==> flow/design.v <==
`timescale 1ns / 1ps 
`timescale 1ns / 1ps
 `timescale 1ns / 1ps 
module muldiv#(parameter XLEN = 32)
(
    input                   clk_i,
    input                   rst_i,
    input  [XLEN-1 : 0]     a_i,
    input  [XLEN-1 : 0]     b_i,
    input                   req_i,
    input  [ 2 : 0]         operation_sel_i,
    output reg [XLEN-1 : 0] muldiv_result_o,
    output reg              ready_o
);
function [XLEN-1 : 0] abs;
    input [XLEN-1 : 0] num;
    abs = num[XLEN-1] ? -num : num;
endfunction
wire operation_mul, operation_mulh, operation_mulhsu, operation_mulhu,
     operation_div, operation_divu, operation_rem, operation_remu;
assign operation_mul = (operation_sel_i == 3'b000);
assign operation_mulh = (operation_sel_i == 3'b001);
assign operation_mulhsu = (operation_sel_i == 3'b010);
assign operation_mulhu = (operation_sel_i == 3'b011);
assign operation_div = (operation_sel_i == 3'b100);
assign operation_divu = (operation_sel_i == 3'b101);
assign operation_rem = (operation_sel_i == 3'b110);
assign operation_remu = (operation_sel_i == 3'b111);
wire is_divider, is_a_zero, is_b_zero,
     is_a_neg, is_b_neg, signed_adjust, mul_overflow;
assign is_divider = operation_sel_i[2];
assign is_a_zero = (a_i == 32'b0);
assign is_b_zero = (b_i == 32'b0);
assign is_a_neg  = a_i[31] & (operation_mulh | operation_mulhsu | operation_div | operation_rem);
assign is_b_neg  = b_i[31] & (operation_mulh | operation_div | operation_rem);
assign signed_adjust = is_a_neg ^ is_b_neg;
assign mul_overflow   = (is_a_neg & (a_i[30: 0] == 31'b0));
wire [XLEN-1 : 0] op_a, op_b;
assign op_a = ( | is_a_neg)? abs(a_i) : a_i;
assign op_b = ( | is_b_neg)? abs(b_i) : b_i;
wire              is_calc_done;
reg  [XLEN-1 : 0] reg32;
reg  [XLEN*2 : 0] result;        
reg  [ 5 : 0]     cnt;
reg  [XLEN-1 : 0]   op_a_r, op_b_r;
reg  [XLEN*2-1 : 0] fast_result, mul0, mul1;
reg  [ 1 : 0]       fast_mul_counter;
assign is_calc_done = !(operation_mul | operation_mulh | operation_mulhsu |
                        operation_mulhu)? ~|cnt : & fast_mul_counter;
wire [XLEN-1 : 0] mull, mulh, quotient, remainder;
assign mull = result[31 : 0];
assign mulh = result[63 : 32];
assign quotient = result[31 : 0];
assign remainder = result[64 : 33];
localparam S_IDLE        = 3'b000,
           S_CALC        = 3'b001,
           S_SIGN_ADJUST = 3'b010,
           S_DONE        = 3'b011,
           S_STALL       = 3'b100;
reg [2 : 0] S, S_nxt;
always @(posedge clk_i)
begin
    if (rst_i)
        S <= S_IDLE;
    else
        S <= S_nxt;
end
always @(*)
begin
    case (S)
        S_IDLE:
            S_nxt = (req_i)? (is_a_zero | is_b_zero)? S_DONE : S_CALC : S_IDLE;
        S_CALC:
            S_nxt = (is_calc_done)? S_SIGN_ADJUST : S_CALC;
        S_SIGN_ADJUST:
            S_nxt = S_DONE;
        S_DONE:
            S_nxt = S_IDLE;
        default:
            S_nxt = S_IDLE;
    endcase
end
wire mul_add = result[0];
wire div_sub = (result[63: 32] >= reg32);
wire [32 : 0] adder_opa, adder_opb;
assign adder_opa = is_divider ? -reg32 : reg32;
assign adder_opb = result[63: 32];
wire [32 : 0] adder_tmp = adder_opa + adder_opb;
wire [64 : 0] result_tmp = {adder_tmp, result[31: 0]};
always @(posedge clk_i)
begin
    if (rst_i || ((S == S_IDLE) & req_i)) begin
        fast_result <= 32'b0;
        fast_mul_counter <= 2'b0; 
    end
    else begin
        op_a_r <= op_a;
        op_b_r <= op_b;
        mul0 <= op_a_r * op_b_r;
        mul1 <= mul0;
        fast_result <= mul1;
        fast_mul_counter <= (& fast_mul_counter)? fast_mul_counter : fast_mul_counter + 1;
    end
end
always @(posedge clk_i)
begin
    if ( (S == S_IDLE) & req_i)
    begin
        if (is_divider)
        begin                        
            if (is_b_zero)
            begin                    
                result[64: 33] <= a_i;
                result[32]  <= 1'b0;
                result[31: 0] <= {32{1'b1}};
            end
            else
            begin
                cnt <= 'd32;
                reg32 <= op_b;
                result <= {1'b0, 32'b0, op_a};   
            end
        end
        else
        begin                        
            if (is_a_zero | is_b_zero)
            begin
                result <= 65'b0;
            end
            else
            begin
                cnt <= 'd31;
                reg32 <= op_a;
                result <= {1'b0, 32'b0, op_b};   
            end
        end
    end
    else if (S == S_CALC)
    begin
        cnt <= cnt - 'd1;
        if (is_divider)
        begin
            result <= (div_sub)? {result_tmp[63 : 0], 1'b1} : {result[63 : 0], 1'b0};
        end
        else
        begin
            result <= (mul_add)? {1'b0, result_tmp[64 : 1]} : {1'b0, result[64 : 1]};
        end
    end
    else if (S == S_SIGN_ADJUST)
    begin
        if (is_divider)
        begin
            result[64: 33] <= (is_a_neg)? -remainder : remainder;
            result[31: 0] <= (signed_adjust)? -quotient : quotient;
        end
        else
        begin
            result <= (operation_mulh | operation_mulhu)? (signed_adjust)? -fast_result : fast_result
                    : (operation_mulhsu)? (is_a_neg)? -fast_result : fast_result : fast_result;
        end
    end
end
always @(posedge clk_i)
begin
    if (S == S_DONE || S == S_STALL)
        ready_o <= 1;
    else
        ready_o <= 0;
end
always @(posedge clk_i)
begin
    if (S == S_DONE)
        muldiv_result_o <= ( {32{operation_mul}} & mull)
                      | ( {32{operation_mulh | operation_mulhsu | operation_mulhu}} & mulh)
                      | ( {32{operation_div | operation_divu}} & quotient)
                      | ( {32{operation_rem | operation_remu}} & remainder)
                      ;
    else
        muldiv_result_o <= muldiv_result_o;
end
endmodule
From RTL to reports: muldiv
What the tools print for muldiv, step after step.
Lines are those of the file above, counted from 1.
Cell names lack the library's common part.
{"block": "design", "top": "muldiv", "clock_port": "clk_i", "lib": "sky130hd", "corner": "tt_025C_1v80"}

Word-level counts
Counts by Yosys on the flattened word-level netlist (proc, flatten, opt, wreduce; memories kept). Register bits leave out memories and registers merged into their read ports (data or address). Print and check cells are left out. Cells with the same type and inputs are merged into one.
{"block": "bits", "ff_bits": 397, "in_bits": 70, "out_inout_bits": 33, "elab_cells": 130}
{"block": "classes", "n_addsub": 9, "n_mul": 1, "n_cmp": 1, "n_eq": 18, "mux": 46, "bitwise": 24, "reduce_logical": 17}
{"block": "op_table", "cell": "32-bit by 32-bit multiplier with 64-bit output", "count": 1}
{"block": "op_table", "cell": "32-bit two-way mux", "count": 24}
{"block": "op_table", "cell": "65-bit two-way mux", "count": 5}
{"block": "op_table", "cell": "32-bit bitwise AND", "count": 4}
{"block": "op_table", "cell": "32-bit negator", "count": 4}
{"block": "op_table", "cell": "32-bit bitwise OR", "count": 3}
{"block": "op_table", "cell": "64-bit negator with 65-bit output", "count": 1}
{"block": "op_table", "cell": "32-bit zero test", "count": 2}
{"block": "op_table", "cell": "64-bit two-way mux", "count": 1}
{"block": "op_table", "cell": "32-bit negator with 33-bit output", "count": 1}
{"block": "op_table", "cell": "33-bit by 32-bit adder with 33-bit output", "count": 1}
{"block": "op_table", "cell": "33-bit two-way mux", "count": 1}
{"block": "op_table", "cell": "32-bit greater-or-equal comparator", "count": 1}
{"block": "op_table", "cell": "6-bit two-way mux", "count": 5}
{"block": "op_table", "cell": "3-bit equality test (second input constant)", "count": 5}
{"block": "op_table", "cell": "1-bit bitwise OR", "count": 13}
{"block": "op_table", "cell": "3-bit by 2-bit equality test with 1-bit output (second input constant)", "count": 4}
{"block": "op_table", "cell": "2-bit AND reduction", "count": 4}
{"block": "op_table", "cell": "4-bit by 1-bit != test with 1-bit output (second input constant)", "count": 2}
{"block": "op_table", "cell": "3-bit by 1-bit equality test with 1-bit output (second input constant)", "count": 2}
{"block": "op_table", "cell": "3-bit != test (second input constant)", "count": 2}
{"block": "op_table", "cell": "3-bit zero test", "count": 2}
{"block": "op_table", "cell": "3-bit AND reduction", "count": 2}
{"block": "op_table", "cell": "6-bit by 1-bit subtractor with 6-bit output (second input constant)", "count": 1}
{"block": "op_table", "cell": "6-bit OR reduction", "count": 1}
{"block": "op_table", "cell": "2-bit case mux with 3-bit select", "count": 1}
{"block": "op_table", "cell": "2-bit two-way mux", "count": 3}
{"block": "op_table", "cell": "1-bit two-way mux", "count": 6}
Other operator kinds: 9; their cells: 14.

Depth
Depth = most cells in a row (Yosys ltp): at word level without a register or memory, in the mapped netlist without a sequential cell, where the memories' decode and read muxes count.
{"block": "depth", "ltp_word": 12, "abc_area": 0, "depth_mapped": 30, "mapped_depth_nobuf": 28}

Synthesis result
The flow's flattened synthesis, as Yosys stat reports it; memories are mapped. The netlist is that of the ABC_AREA named above (0 if unset); the other value can give another one.
Totals and module areas in this step are rounded.
{"block": "by_type", "cell_type": "fa_1", "count": 897, "type_area_um2": 1.8E+04}
{"block": "by_type", "cell_type": "edfxtp_1", "count": 326, "type_area_um2": 9.79E+03}
{"block": "by_type", "cell_type": "ha_1", "count": 336, "type_area_um2": 4.2E+03}
{"block": "by_type", "cell_type": "and2_1", "count": 648, "type_area_um2": 4.05E+03}
{"block": "by_type", "cell_type": "inv_1", "count": 960, "type_area_um2": 3.6E+03}
{"block": "by_type", "cell_type": "nand2_1", "count": 680, "type_area_um2": 2.55E+03}
{"block": "by_type", "cell_type": "xnor2_1", "count": 175, "type_area_um2": 1532.72}
{"block": "by_type", "cell_type": "dfxtp_1", "count": 72, "type_area_um2": 1.44E+03}
{"block": "by_type", "cell_type": "a21oi_1", "count": 257, "type_area_um2": 1.29E+03}
{"block": "by_type", "cell_type": "clkbuf_1", "count": 337, "type_area_um2": 1.26E+03}
{"block": "by_type", "cell_type": "xor2_1", "count": 116, "type_area_um2": 1.02E+03}
{"block": "by_type", "cell_type": "o21ai_0", "count": 187, "type_area_um2": 935.898}
{"block": "by_type", "cell_type": "nor2_1", "count": 238, "type_area_um2": 893.357}
{"block": "by_type", "cell_type": "mux2i_1", "count": 71, "type_area_um2": 710.682}
{"block": "by_type", "cell_type": "a21o_1", "count": 59, "type_area_um2": 442.925}
{"block": "by_type", "cell_type": "nor3_1", "count": 63, "type_area_um2": 315.302}
{"block": "by_type", "cell_type": "mux4_2", "count": 12, "type_area_um2": 270.259}
{"block": "by_type", "cell_type": "o31ai_1", "count": 36, "type_area_um2": 270.259}
Not listed: further types 63, cells in them 536.
{"block": "mapped", "stdcells": 6006, "synth_area_um2": 56000, "sequential_area_um2": 11000, "ffs": 398, "n_buf": 366}

Timing after synthesis
OpenSTA on the mapped netlist: ideal clock, no wires. The path of least setup slack (recovery checks aside). Input and output delay are each 20% of the period. Register names are those of the netlist, which keeps one name where synthesis merged equal registers.
{"block": "synth_timing", "kind": "input port to flip-flop", "start": "input port req_i", "end": "register mul0[0]", "clock_period_ns": 8.5, "in_delay_ns": 1.700, "setup_time_ns": 0.628, "launch_ns": 1.700, "t_arrival_ns": 7.398, "required_time_ns": 7.872, "path_slack_ns": 0.473, "path_delay_ns": 6.326, "driving_pins": 4, "n_path_buf": 2, "synth_period_reached_ns": 8.027}
"path_delay_ns" is the arrival time less input delay plus setup time.
"driving_pins": output pins that drive a net of the path, with the launching flip-flop's if there is one; two outputs of one cell count as two.
"synth_period_reached_ns" = period - worst setup slack (recovery checks aside). The figure is calculated, with input and output delays left at 20% of the set period.
Between the ends stands the longest chain of elaborated cells between them, by number of cells; it is not shown to be the way that was timed. Of several equally long chains one is given.
A line is the first line of the expression or statement that the cell stems from. Yosys adds cells for indexed reads and writes and turns some case tables into memories.
{"block": "synth_via", "cell_sequence": "and2_1 > clkbuf_1 > nor2_1 > clkbuf_1", "elab_chain_cells": 2, "cone_cells": 2, "cone_classes": "1 x logic; 1 x reduce/logical"}
{"block": "synth_rtl", "element": "start, declared", "line_no": 10, "text": "input                   req_i,"}
{"block": "synth_rtl", "element": "1-bit bitwise AND", "line_no": 92, "text": "if (rst_i || ((S == S_IDLE) & req_i)) begin"}
{"block": "synth_rtl", "element": "1-bit logical OR", "line_no": 92}
{"block": "synth_rtl", "element": "end, assigned", "line_no": 99, "text": "mul0 <= op_a_r * op_b_r;"}
{"block": "synth_rtl", "element": "end, declared", "line_no": 46, "text": "reg  [XLEN*2-1 : 0] fast_result, mul0, mul1;"}

Timing after layout
Path of least setup slack in the final report of flow run 1 (OpenROAD, finished layout, wires in). Where an end is a register, its clock arrival counts in the times.
{"block": "layout_timing", "kind": "flip-flop to flip-flop", "start": "register op_a_r[14]", "end": "register mul0[63]", "clock_period_ns": 5.83, "setup_time_ns": 0.25, "launch_ns": 0.59, "t_arrival_ns": 7.94, "required_time_ns": 6.18, "path_slack_ns": -1.76, "driving_pins": 28, "n_path_buf": 5}
Between the ends stands the longest chain of elaborated cells between them, by number of cells; it is not shown to be the way that was timed. Of several equally long chains one is given.
{"block": "layout_via", "cell_sequence": "edfxtp_1 > buf_12 > buf_12 > buf_12 > and2_4 > fa_1 > inv_1 > fa_1 > inv_2 > fa_1 > fa_2 > fa_1 > fa_1 > fa_1 > fa_1 > ha_1 > nand4_1 > buf_4 > nor4_4 > a22oi_2 > o2111a_1 > o21a_1 > o21ai_4 > buf_6 > a311o_1 > a31oi_2 > o21ai_1 > xnor2_1", "elab_chain_cells": 1, "cone_cells": 1, "cone_lines": 1, "cone_classes": "1 x mul"}
{"block": "layout_rtl", "element": "start, declared", "line_no": 45, "text": "reg  [XLEN-1 : 0]   op_a_r, op_b_r;"}
{"block": "layout_rtl", "element": "start, assigned", "line_no": 97, "text": "op_a_r <= op_a;"}
{"block": "layout_rtl", "element": "32-bit by 32-bit multiplier with 64-bit output", "line_no": 99, "text": "mul0 <= op_a_r * op_b_r;"}
{"block": "layout_rtl", "element": "end, assigned", "line_no": 99}
{"block": "layout_rtl", "element": "end, declared", "line_no": 46, "text": "reg  [XLEN*2-1 : 0] fast_result, mul0, mul1;"}

Wiki page: muldiv / flow data

Stored flow runs of muldiv (3 of them; Yosys, OpenROAD, sky130hd). They differ in their settings and are not a sequence. Constraints: input delay and output delay 20% of the set period each, output load 0.01 pF.
"achievedPeriod_ns" = clock period - worst setup slack. The figure is calculated, with input and output delays left at 20% of the set period.
"worst_path_time_ns" is the time allowed to the run's worst setup path (the clock period less input and output delay, where it has them) less its slack. Clock arrival times count: a late capture clock shortens it, a late launch clock lengthens it.
Measured values are rounded.

Flow run 1
==> flow/run.sh <==
#!/bin/bash
# the make line also repeats the synthesis and layout settings of config.mk as NAME=value (left out here)
make -C /OpenROAD-flow-scripts/flow DESIGN_CONFIG=/design/flow/config.mk WORK_HOME=/design/flow/orfs CLKGATE_MAP_FILE= finish
==> flow/config.mk <==
export PLATFORM = sky130hd
export DESIGN_NAME = muldiv
export DESIGN_NICKNAME = muldiv
export VERILOG_FILES = /design/flow/design.v
export SDC_FILE = /design/flow/constraint.sdc
export NUM_CORES = 4
export LEC_CHECK = 0
export CAP_MARGIN = 10
export CELL_PAD_IN_SITES_GLOBAL_PLACEMENT = 2
export CORE_MARGIN = 3
export CORE_UTILIZATION = 42
export CTS_CLUSTER_SIZE = 93
export PLACE_DENSITY = 0.78
export SETUP_SLACK_MARGIN = 1.18
export SLEW_MARGIN = 20
export TNS_END_PERCENT = 70
==> flow/constraint.sdc <==
create_clock -name core_clock -period 5.83 [get_ports {clk_i}]
set_input_delay 1.1660 -clock core_clock [delete_from_list [all_inputs] [get_ports {clk_i}]]
set_output_delay 1.1660 -clock core_clock [all_outputs]
set_load 0.01 [all_outputs]

==> results of flow run 1, as JSON <==
{
  "fin_util_frac": 0.51,
  "stdcell_area_um2": 67000,
  "post_synth_area_um2": 56000,
  "timing.hold.ws_ns": 0.41,
  "worst_path_time_ns": 7.59,
  "critical_path_type": "flip-flop to flip-flop",
  "setup_tns_ns": -65,
  "achievedPeriod_ns": 7.586,
  "timing.setup.ws_ns": -1.8,
  "die_area_um2": 140000
}

Flow run 2
==> flow/run.sh <==
#!/bin/bash
# the make line also repeats the synthesis and layout settings of config.mk as NAME=value (left out here)
make -C /OpenROAD-flow-scripts/flow DESIGN_CONFIG=/design/flow/config.mk WORK_HOME=/design/flow/orfs CLKGATE_MAP_FILE= finish
==> flow/config.mk <==
export PLATFORM = sky130hd
export DESIGN_NAME = muldiv
export DESIGN_NICKNAME = muldiv
export VERILOG_FILES = /design/flow/design.v
export SDC_FILE = /design/flow/constraint.sdc
export NUM_CORES = 4
export LEC_CHECK = 0
export CAP_MARGIN = 20
export CORE_ASPECT_RATIO = 1.68
export CORE_MARGIN = 2
export CORE_UTILIZATION = 16
export GPL_TIMING_DRIVEN = 1
export PLACE_DENSITY_LB_ADDON = 0.06
export SETUP_SLACK_MARGIN = 0.47
export SLEW_MARGIN = 20
==> flow/constraint.sdc <==
create_clock -name core_clock -period 14.7 [get_ports {clk_i}]
set_input_delay 2.9400 -clock core_clock [delete_from_list [all_inputs] [get_ports {clk_i}]]
set_output_delay 2.9400 -clock core_clock [all_outputs]
set_load 0.01 [all_outputs]

==> results of flow run 2, as JSON <==
{
  "fin_util_frac": 0.18,
  "stdcell_area_um2": 65000,
  "post_synth_area_um2": 56000,
  "timing.hold.ws_ns": 0.40,
  "worst_path_time_ns": 9.08,
  "critical_path_type": "flip-flop to flip-flop",
  "setup_tns_ns": 0.000,
  "achievedPeriod_ns": 9.084,
  "timing.setup.ws_ns": 5.6,
  "die_area_um2": 360000
}

Flow run 3
==> flow/run.sh <==
#!/bin/bash
# the make line also repeats the synthesis and layout settings of config.mk as NAME=value (left out here)
make -C /OpenROAD-flow-scripts/flow DESIGN_CONFIG=/design/flow/config.mk WORK_HOME=/design/flow/orfs CLKGATE_MAP_FILE= finish
==> flow/config.mk <==
export PLATFORM = sky130hd
export DESIGN_NAME = muldiv
export DESIGN_NICKNAME = muldiv
export VERILOG_FILES = /design/flow/design.v
export SDC_FILE = /design/flow/constraint.sdc
export NUM_CORES = 4
export LEC_CHECK = 0
export CAP_MARGIN = 20
export CELL_PAD_IN_SITES_DETAIL_PLACEMENT = 2
export CELL_PAD_IN_SITES_GLOBAL_PLACEMENT = 2
export CORE_ASPECT_RATIO = 1.04
export CORE_MARGIN = 9
export CORE_UTILIZATION = 58
export CTS_CLUSTER_DIAMETER = 359
export CTS_CLUSTER_SIZE = 68
export GPL_ROUTABILITY_DRIVEN = 0
export GPL_TIMING_DRIVEN = 0
export HOLD_SLACK_MARGIN = 0.29
export MAX_ROUTING_LAYER = met5
export PLACE_DENSITY = 0.6
export SETUP_SLACK_MARGIN = 1.2
export SLEW_MARGIN = 15
export TNS_END_PERCENT = 85
==> flow/constraint.sdc <==
create_clock -name core_clock -period 8.5 [get_ports {clk_i}]
set_input_delay 1.7000 -clock core_clock [delete_from_list [all_inputs] [get_ports {clk_i}]]
set_output_delay 1.7000 -clock core_clock [all_outputs]
set_load 0.01 [all_outputs]

==> results of flow run 3, as JSON <==
{
  "outcome": "no final report: placement broke off with DPL-0033"
}
